==> flow/design.v <==
module div 
	#(
		parameter W=32,
					 CBIT=6		 
	 )
	(
		input wire clk, reset, str_trg,
		input wire [W-1:0] dvsr, dvnd,
		output reg ready, done_trg,
		output wire [W-1:0] quo,rmd
	);
	localparam [1:0]
		idle = 2'b00,
		op = 2'b01,
		last = 2'b10,
		done = 2'b11;
	reg [1:0] state_reg, state_next;
	reg [W-1:0] rh_reg, rh_next, rl_reg, rl_next, rh_tmp, d_reg, d_next;
	reg [CBIT-1:0] n_reg, n_next;
	reg q_bit, start;
	always @ (posedge clk, posedge reset)
		if (reset)
		begin
			state_reg<=idle;
			rh_reg<=0;
			rl_reg<=0;
			d_reg<=0;
			n_reg<=0;
		end
		else
		begin
			state_reg<=state_next;
			rh_reg<=rh_next;
			rl_reg<=rl_next;
			d_reg<=d_next;
			n_reg<=n_next;
		end
		always @*
		begin
			start = str_trg;
			state_next = state_reg;
			ready = 1'b0;
			done_trg = 1'b0;
			rh_next = rh_reg;
			rl_next = rl_reg;
			d_next = d_reg;
			n_next = n_reg;
			case (state_reg)
				idle:
				begin
					ready = 1'b1;
					if (start)
					begin
						rh_next = 0;
						rl_next = dvnd;   
						d_next = dvsr;    
						n_next = W+1;     
						state_next = op;
					end
				end
				op:
				begin
					rl_next  = {rl_reg[W-2:0], q_bit};
					rh_next = {rh_tmp[W-2:0], rl_reg[W-1]};
					n_next = n_reg-1;
					if (n_next==1)
						state_next = last;
				end
				last:  
				begin
					rl_next = {rl_reg[W-2:0], q_bit};
					rh_next = rh_tmp;
					state_next = done;
				end
				done:
				begin
					done_trg = 1'b1;
					state_next = idle;
				end
				default: state_next = idle;
			endcase
		end
		always @*
			if (rh_reg >= d_reg)
			begin
				rh_tmp = rh_reg - d_reg;
				q_bit=1'b1;
			end
			else
			begin
				rh_tmp = rh_reg;
				q_bit = 1'b0;
			end
		assign quo = rl_reg;
		assign rmd = rh_reg;
endmodule
module div_avalon
	#(
		parameter W     = 32,
				  CBIT  = 6		 
	 )
	(
		input wire clk, reset,
		input wire [2:0] div_address,
		input wire div_chipselect,
		input wire div_write,
		input wire [W-1:0] div_writedata,
		output wire [W-1:0] div_readdata,
		output wire div_irq,
		output wire div_rdy
	);
    localparam [2:0]
        SET_DIVIDEND  = 3'h0,
        SET_DIVISOR   = 3'h1,
        START         = 3'h2,
        GET_QUOTIENT  = 3'h3,
        GET_REMAINDER = 3'h4,
        GET_READY     = 3'h5,
        DONE_TRG      = 3'h6;
	wire div_start, div_ready, set_done_trg, clr_done_trg;
	reg [W-1:0] dvnd_reg, dvsr_reg;
	reg done_trg_reg;
	wire [W-1:0] quo, rmd;
	wire wr_en, wr_dvnd, wr_dvsr;
	div #(.W(32), .CBIT(6)) d1
		 ( .clk(clk), .reset(reset), .str_trg(div_start), .dvsr(dvsr_reg), .dvnd(dvnd_reg),   
		   .ready(div_ready), .done_trg(set_done_trg), .quo(quo), .rmd(rmd));         
	always @ (posedge clk, posedge reset)
	begin
		if (reset)
		begin
			dvnd_reg <= 0;
			dvsr_reg <= 0;
			done_trg_reg <= 0;
		end
		else
		begin
			if (wr_dvnd)
				dvnd_reg <= div_writedata;
			if (wr_dvsr)
				dvsr_reg <= div_writedata;
			if (set_done_trg)
				done_trg_reg <= 1'b1;
			else if (clr_done_trg)
				done_trg_reg <= 1'b0;
		end
	end
	assign wr_en = div_write & div_chipselect;
	assign wr_dvnd = (div_address == SET_DIVIDEND) & wr_en;
	assign wr_dvsr = (div_address == SET_DIVISOR) & wr_en;
	assign div_start = (div_address == START) & wr_en;
	assign clr_done_trg = (div_address == DONE_TRG) & wr_en;
	assign div_readdata = (div_address == GET_QUOTIENT) ? quo :
								 (div_address == GET_REMAINDER) ? rmd :
								 (div_address == GET_READY) ? {31'b0, div_ready} : {31'b0, done_trg_reg};
	assign div_rdy = div_ready;
	assign div_irq = done_trg_reg;
endmodule
From RTL to reports: div_avalon
The steps from the RTL of div_avalon to its reports follow in flow order.
Lines are those of the file above, counted from 1.
Operators: Yosys type, input widths -> output width; for muxes data width and select width s.
Cell names lack the library's common part.
{"block": "design", "top_module": "div_avalon", "clock_port": "clk", "library": "sky130hd", "corner": "tt_025C_1v80"}

Word level
Yosys after proc, flatten, opt, wreduce and memory -nomap, before mapping. Memory bits, and registers merged into a memory's read port (data or address), are not among the register bits. Print and check cells are not counted. Equal cells are merged and count once.
{"block": "word_totals", "rom_bits": 0, "clocked_rd_ports_x_width": 0, "out_inout_bits": 34, "memories": 0, "register_bits": 169, "inputBits": 39, "word_cells": 65, "latch_bits": 0, "ram_bits": 0}
{"block": "classes", "mux": 20, "reduce_and_logical": 12, "div": 0, "shift": 0, "equal": 13, "cmp": 1, "n_mul": 0, "logic": 8, "addsub": 2}
{"block": "ops", "cell": "$mux 32", "n": 7}
{"block": "ops", "cell": "$pmux 32 s3", "n": 1}
{"block": "ops", "cell": "$pmux 32 s2", "n": 1}
{"block": "ops", "cell": "$sub 32x32->32", "n": 1}
{"block": "ops", "cell": "$ge 32x32->1", "n": 1}
{"block": "ops", "cell": "$pmux 6 s2", "n": 1}
{"block": "ops", "cell": "$eq 3x3->1 const B", "n": 3}
{"block": "ops", "cell": "$reduce_and 2->1", "n": 4}
{"block": "ops", "cell": "$pmux 2 s4", "n": 1}
{"block": "ops", "cell": "$eq 3x2->1 const B", "n": 2}
{"block": "ops", "cell": "$reduce_or 3->1", "n": 2}
{"block": "ops", "cell": "$sub 6x1->6 const B", "n": 1}
{"block": "ops", "cell": "$eq 6x1->1 const B", "n": 1}
{"block": "ops", "cell": "$mux 6", "n": 1}
{"block": "ops", "cell": "$and 1x1->1", "n": 5}
{"block": "ops", "cell": "$ne 2x1->1 const B", "n": 2}
{"block": "ops", "cell": "$eq 2x2->1 const B", "n": 2}
{"block": "ops", "cell": "$reduce_or 2->1", "n": 2}
{"block": "ops", "cell": "$pmux 1 s2", "n": 2}
{"block": "ops", "cell": "$mux 2", "n": 2}
{"block": "ops", "cell": "$mux 1", "n": 4}
{"block": "ops", "cell": "$not 1->1", "n": 3}
{"block": "ops", "cell": "$eq 3x1->1 const B", "n": 1}
{"block": "ops", "cell": "$logic_not 3->1", "n": 1}
{"block": "ops", "cell": "$reduce_and 3->1", "n": 1}
{"block": "ops", "cell": "$eq 2x1->1 const B", "n": 1}
{"block": "ops", "cell": "$ne 2x2->1 const B", "n": 1}
{"block": "ops", "cell": "$logic_not 2->1", "n": 1}
{"block": "ops", "cell": "$reduce_bool 2->1", "n": 1}

Depth
Depth = most cells in a row (Yosys ltp): at word level without a register or memory, in the mapped netlist without a sequential cell, where the memories' decode and read muxes count.
{"block": "logic_depth", "word_depth": 6, "abc_area": 0, "depth_mapped": 14, "ltp_nobuf": 12}

Mapped cells and area
The flow's flattened synthesis, as Yosys stat reports it; memories are mapped. The netlist is that of the ABC_AREA named above (0 if unset); the other value can give another one.
{"block": "mapped", "cells": 909, "seq_area_mm2": 0.0042804, "mapped_area_mm2": 0.0094516, "buf_cells": 49, "flip_flops": 171}
{"block": "types", "type": "dfrtp_1", "n": 170, "area_total_um2": 4254.08}
{"block": "types", "type": "mux2_2", "n": 99, "area_total_um2": 1.11E+03}
{"block": "types", "type": "mux2i_1", "n": 45, "area_total_um2": 450.432}
{"block": "types", "type": "ha_1", "n": 34, "area_total_um2": 425.408}
{"block": "types", "type": "o21ai_0", "n": 77, "area_total_um2": 385.37}
{"block": "types", "type": "nand2_1", "n": 82, "area_total_um2": 307.795}
{"block": "types", "type": "a22o_1", "n": 32, "area_total_um2": 280.269}
{"block": "types", "type": "a21oi_1", "n": 46, "area_total_um2": 230.221}
{"block": "types", "type": "inv_1", "n": 48, "area_total_um2": 180.173}
{"block": "types", "type": "nor2_1", "n": 39, "area_total_um2": 146.39}
{"block": "types", "type": "a21o_1", "n": 18, "area_total_um2": 135.13}
{"block": "types", "type": "clkbuf_1", "n": 35, "area_total_um2": 131.376}
{"block": "types", "type": "xnor2_1", "n": 15, "area_total_um2": 131.376}
{"block": "types", "type": "a22oi_1", "n": 16, "area_total_um2": 120.115}
{"block": "types", "type": "xor2_1", "n": 10, "area_total_um2": 87.584}
{"block": "types", "type": "and3_1", "n": 10, "area_total_um2": 62.56}
{"block": "types", "type": "a221o_1", "n": 6, "area_total_um2": 60.058}
{"block": "types", "type": "o221ai_1", "n": 6, "area_total_um2": 52.55}
Not listed: further types 47, cells in them 121.
By module: a second synthesis without flattening, with its own total; a netlist apart from the flattened one above.
{"block": "hier_totals", "hier_cells": 939, "hier_area_mm2": 0.0095479}
Rows give one instance, submodules left out.
{"block": "modules", "mod": "div", "instances": 1, "seq_area_mm2": 0.0026538, "area_mm2": 0.0065988, "cells": 748}
{"block": "modules", "mod": "div_avalon", "instances": 1, "seq_area_mm2": 0.0016266, "area_mm2": 0.0029491, "cells": 191}

Path before layout
OpenSTA on the mapped netlist: ideal clock, no wires. The path of least setup slack (recovery checks aside). Input and output delay are each 20% of the period. Register names are those of the netlist, which keeps one name where synthesis merged equal registers.
{"block": "synth_path", "path_type": "input -> register", "start": "in div_address[1]", "end": "reg d1.rh_reg[30]", "path_stages": 9, "arrival_time_ns": 2.950, "t_first_pin_ns": 1.000, "required_time_ns": 4.872, "path_delay_ns": 2.078, "clock_period_ns": 5.0, "input_delay_ns": 1.000, "n_path_buf": 2, "path_slack_ns": 1.923, "setup_time_ns": 0.128, "synth_period_reached_ns": 3.077}
"path_delay_ns" = arrival - input delay + setup time.
"path_stages": output pins that drive a net of the path, with the launching flip-flop's if there is one; two outputs of one cell count as two.
"synth_period_reached_ns" is the clock period less the worst setup slack; recovery checks do not enter. This is arithmetic on one report: input and output delays are still those of the set period (20% each).
The rows between start and end are the longest chain of elaborated cells between them; the timing report does not say that the signal goes this way. Where chains are equally long, one stands for them.
A line is the first line of the expression or statement that the cell stems from. Yosys adds cells for indexed reads and writes and turns some case tables into memories.
{"block": "synth_via", "cell_sequence": "clkbuf_1 -> nand4b_1 -> nand2b_1 -> a21oi_1 -> clkinv_1 -> a21o_1 -> buf_2 -> a222oi_1 -> nand2_1", "elab_chain_len": 4, "cone_cells": 6, "cone_lines": 3, "cone_classes": "eq/ne: 2; mux: 2; logic: 1; reduce/logical: 1"}
{"block": "synth_rtl", "element": "start: declaration", "line_no": 104, "rtl": "input wire [2:0] div_address,"}
{"block": "synth_rtl", "element": "$eq 3x2->1", "line_no": 151, "rtl": "assign div_start = (div_address == START) & wr_en;"}
{"block": "synth_rtl", "element": "$and 1x1->1", "line_no": 151}
{"block": "synth_rtl", "element": "$mux 32", "line_no": 52, "rtl": "if (start)"}
{"block": "synth_rtl", "element": "$pmux 32 s3", "line_no": 48, "rtl": "case (state_reg)"}
{"block": "synth_rtl", "element": "end: assignment", "line_no": 25, "rtl": "rh_reg<=0;"}
{"block": "synth_rtl", "element": "end: assignment", "line_no": 33, "rtl": "rh_reg<=rh_next;"}
{"block": "synth_rtl", "element": "end: declaration", "line_no": 18, "rtl": "reg [W-1:0] rh_reg, rh_next, rl_reg, rl_next, rh_tmp, d_reg, d_next;"}

Path in the finished layout
Path of least setup slack in the final report of job 1 (OpenROAD, finished layout, wires in). Where an end is a register, its clock arrival counts in the times.
{"block": "layout_path", "path_type": "input -> output", "start": "in div_address[2]", "end": "out div_readdata[11]", "n_path_buf": 3, "output_delay_ns": 0.74, "clock_period_ns": 3.72, "path_stages": 6, "input_delay_ns": 0.74, "t_first_pin_ns": 0.74, "arrival_time_ns": 2.89, "path_slack_ns": 0.08, "required_time_ns": 2.98}
The rows between start and end are the longest chain of elaborated cells between them; the timing report does not say that the signal goes this way. Where chains are equally long, one stands for them.
{"block": "layout_via", "cell_sequence": "clkdlybuf4s50_1 -> inv_1 -> nor3_2 -> buf_12 -> a22o_1 -> clkdlybuf4s50_1", "elab_chain_len": 3, "cone_cells": 4, "cone_lines": 2, "cone_classes": "eq/ne: 2; mux: 2"}
{"block": "layout_rtl", "element": "start: declaration", "line_no": 104, "rtl": "input wire [2:0] div_address,"}
{"block": "layout_rtl", "element": "$eq 3x3->1", "line_no": 154, "rtl": "(div_address == GET_REMAINDER) ? rmd :"}
{"block": "layout_rtl", "element": "$mux 32", "line_no": 154}
{"block": "layout_rtl", "element": "$mux 32", "line_no": 153, "rtl": "assign div_readdata = (div_address == GET_QUOTIENT) ? quo :"}
{"block": "layout_rtl", "element": "end: declaration", "line_no": 108, "rtl": "output wire [W-1:0] div_readdata,"}

Measured data: module div_avalon, platform sky130hd, 3 stored runs of the flow under differing settings, order arbitrary. Input and output delays are each 20% of the period that was set; the output load is 0.01 pF.
"achievedPeriod_ns" = clock period - worst setup slack. The figure is calculated, with input and output delays left at 20% of the set period.
"worst_path_time_ns" means the part of the period allowed to the worst setup path (the constraints hold back 20% at inputs and 20% at outputs) less its slack; where the path has registers, the arrival times of their clocks count too.
By "power_mw" is meant OpenSTA's value without simulated activity: inputs other than the clock are taken to toggle once in ten clock periods, and the tool carries that through the logic.

Job 1
==> flow/run.sh <==
#!/bin/bash
# the make line also repeats the synthesis and layout settings of config.mk as NAME=value (left out here)
make -C /OpenROAD-flow-scripts/flow DESIGN_CONFIG=/design/flow/config.mk WORK_HOME=/design/flow/orfs CLKGATE_MAP_FILE= finish
==> flow/config.mk <==
export PLATFORM = sky130hd
export DESIGN_NAME = div_avalon
export DESIGN_NICKNAME = div_avalon
export VERILOG_FILES = /design/flow/design.v
export SDC_FILE = /design/flow/constraint.sdc
export NUM_CORES = 4
export LEC_CHECK = 0
export CAP_MARGIN = 35
export CELL_PAD_IN_SITES_DETAIL_PLACEMENT = 2
export CORE_ASPECT_RATIO = 0.68
export CORE_MARGIN = 5
export CORE_UTILIZATION = 40
export CTS_CLUSTER_DIAMETER = 136
export HOLD_SLACK_MARGIN = 0.19
export SLEW_MARGIN = 20
export TNS_END_PERCENT = 70
==> flow/constraint.sdc <==
create_clock -name core_clock -period 3.72 [get_ports {clk}]
set_input_delay 0.7440 -clock core_clock [delete_from_list [all_inputs] [get_ports {clk}]]
set_output_delay 0.7440 -clock core_clock [all_outputs]
set_load 0.01 [all_outputs]

==> results of job 1, as JSON <==
{
  "design.die.area_mm2": 0.026861,
  "synthesis_area_mm2": 0.0094516,
  "ws_setup_ns": 0.081,
  "setup_tns_ns": 0.000,
  "power_mw": 10.442,
  "finalCellArea_mm2": 0.0113171,
  "worst_path_time_ns": 2.15,
  "timing.worst_path_kind": "input -> output",
  "achievedPeriod_ns": 3.639,
  "finish.utilization_pct": 48.6
}

Job 2
==> flow/run.sh <==
#!/bin/bash
# the make line also repeats the synthesis and layout settings of config.mk as NAME=value (left out here)
make -C /OpenROAD-flow-scripts/flow DESIGN_CONFIG=/design/flow/config.mk WORK_HOME=/design/flow/orfs CLKGATE_MAP_FILE= finish
==> flow/config.mk <==
export PLATFORM = sky130hd
export DESIGN_NAME = div_avalon
export DESIGN_NICKNAME = div_avalon
export VERILOG_FILES = /design/flow/design.v
export SDC_FILE = /design/flow/constraint.sdc
export NUM_CORES = 4
export LEC_CHECK = 0
export CAP_MARGIN = 35
export CELL_PAD_IN_SITES_DETAIL_PLACEMENT = 2
export CORE_ASPECT_RATIO = 0.81
export CORE_MARGIN = 9
export CORE_UTILIZATION = 40
export CTS_CLUSTER_DIAMETER = 77
export CTS_CLUSTER_SIZE = 45
export GPL_ROUTABILITY_DRIVEN = 0
export MIN_ROUTING_LAYER = met2
export SLEW_MARGIN = 20
export TNS_END_PERCENT = 70
==> flow/constraint.sdc <==
create_clock -name core_clock -period 4.73 [get_ports {clk}]
set_input_delay 0.9460 -clock core_clock [delete_from_list [all_inputs] [get_ports {clk}]]
set_output_delay 0.9460 -clock core_clock [all_outputs]
set_load 0.01 [all_outputs]

==> results of job 2, as JSON <==
{
  "design.die.area_mm2": 0.0295172,
  "synthesis_area_mm2": 0.0094516,
  "ws_setup_ns": 0.204,
  "setup_tns_ns": 0.000,
  "power_mw": 8.419,
  "finalCellArea_mm2": 0.0110944,
  "worst_path_time_ns": 4.53,
  "timing.worst_path_kind": "register -> register",
  "achievedPeriod_ns": 4.526,
  "finish.utilization_pct": 47.9
}

Job 3
==> flow/run.sh <==
#!/bin/bash
# the make line also repeats the synthesis and layout settings of config.mk as NAME=value (left out here)
make -C /OpenROAD-flow-scripts/flow DESIGN_CONFIG=/design/flow/config.mk WORK_HOME=/design/flow/orfs CLKGATE_MAP_FILE= finish
==> flow/config.mk <==
export PLATFORM = sky130hd
export DESIGN_NAME = div_avalon
export DESIGN_NICKNAME = div_avalon
export VERILOG_FILES = /design/flow/design.v
export SDC_FILE = /design/flow/constraint.sdc
export NUM_CORES = 4
export LEC_CHECK = 0
export ABC_AREA = 0
export CAP_MARGIN = 20
export CELL_PAD_IN_SITES_DETAIL_PLACEMENT = 1
export CORE_ASPECT_RATIO = 1.25
export CORE_MARGIN = 2
export CORE_UTILIZATION = 29
export GPL_ROUTABILITY_DRIVEN = 1
export PLACE_DENSITY_LB_ADDON = 0.09
export SETUP_SLACK_MARGIN = 0.83
export SLEW_MARGIN = 20
export TNS_END_PERCENT = 50
==> flow/constraint.sdc <==
create_clock -name core_clock -period 3.06 [get_ports {clk}]
set_input_delay 0.6120 -clock core_clock [delete_from_list [all_inputs] [get_ports {clk}]]
set_output_delay 0.6120 -clock core_clock [all_outputs]
set_load 0.01 [all_outputs]

==> results of job 3, as JSON <==
{
  "design.die.area_mm2": 0.0340603,
  "synthesis_area_mm2": 0.0094516,
  "ws_setup_ns": 0.157,
  "setup_tns_ns": 0.000,
  "power_mw": 14.251,
  "finalCellArea_mm2": 0.0129249,
  "worst_path_time_ns": 2.90,
  "timing.worst_path_kind": "register -> register",
  "achievedPeriod_ns": 2.903,
  "finish.utilization_pct": 40.4
}
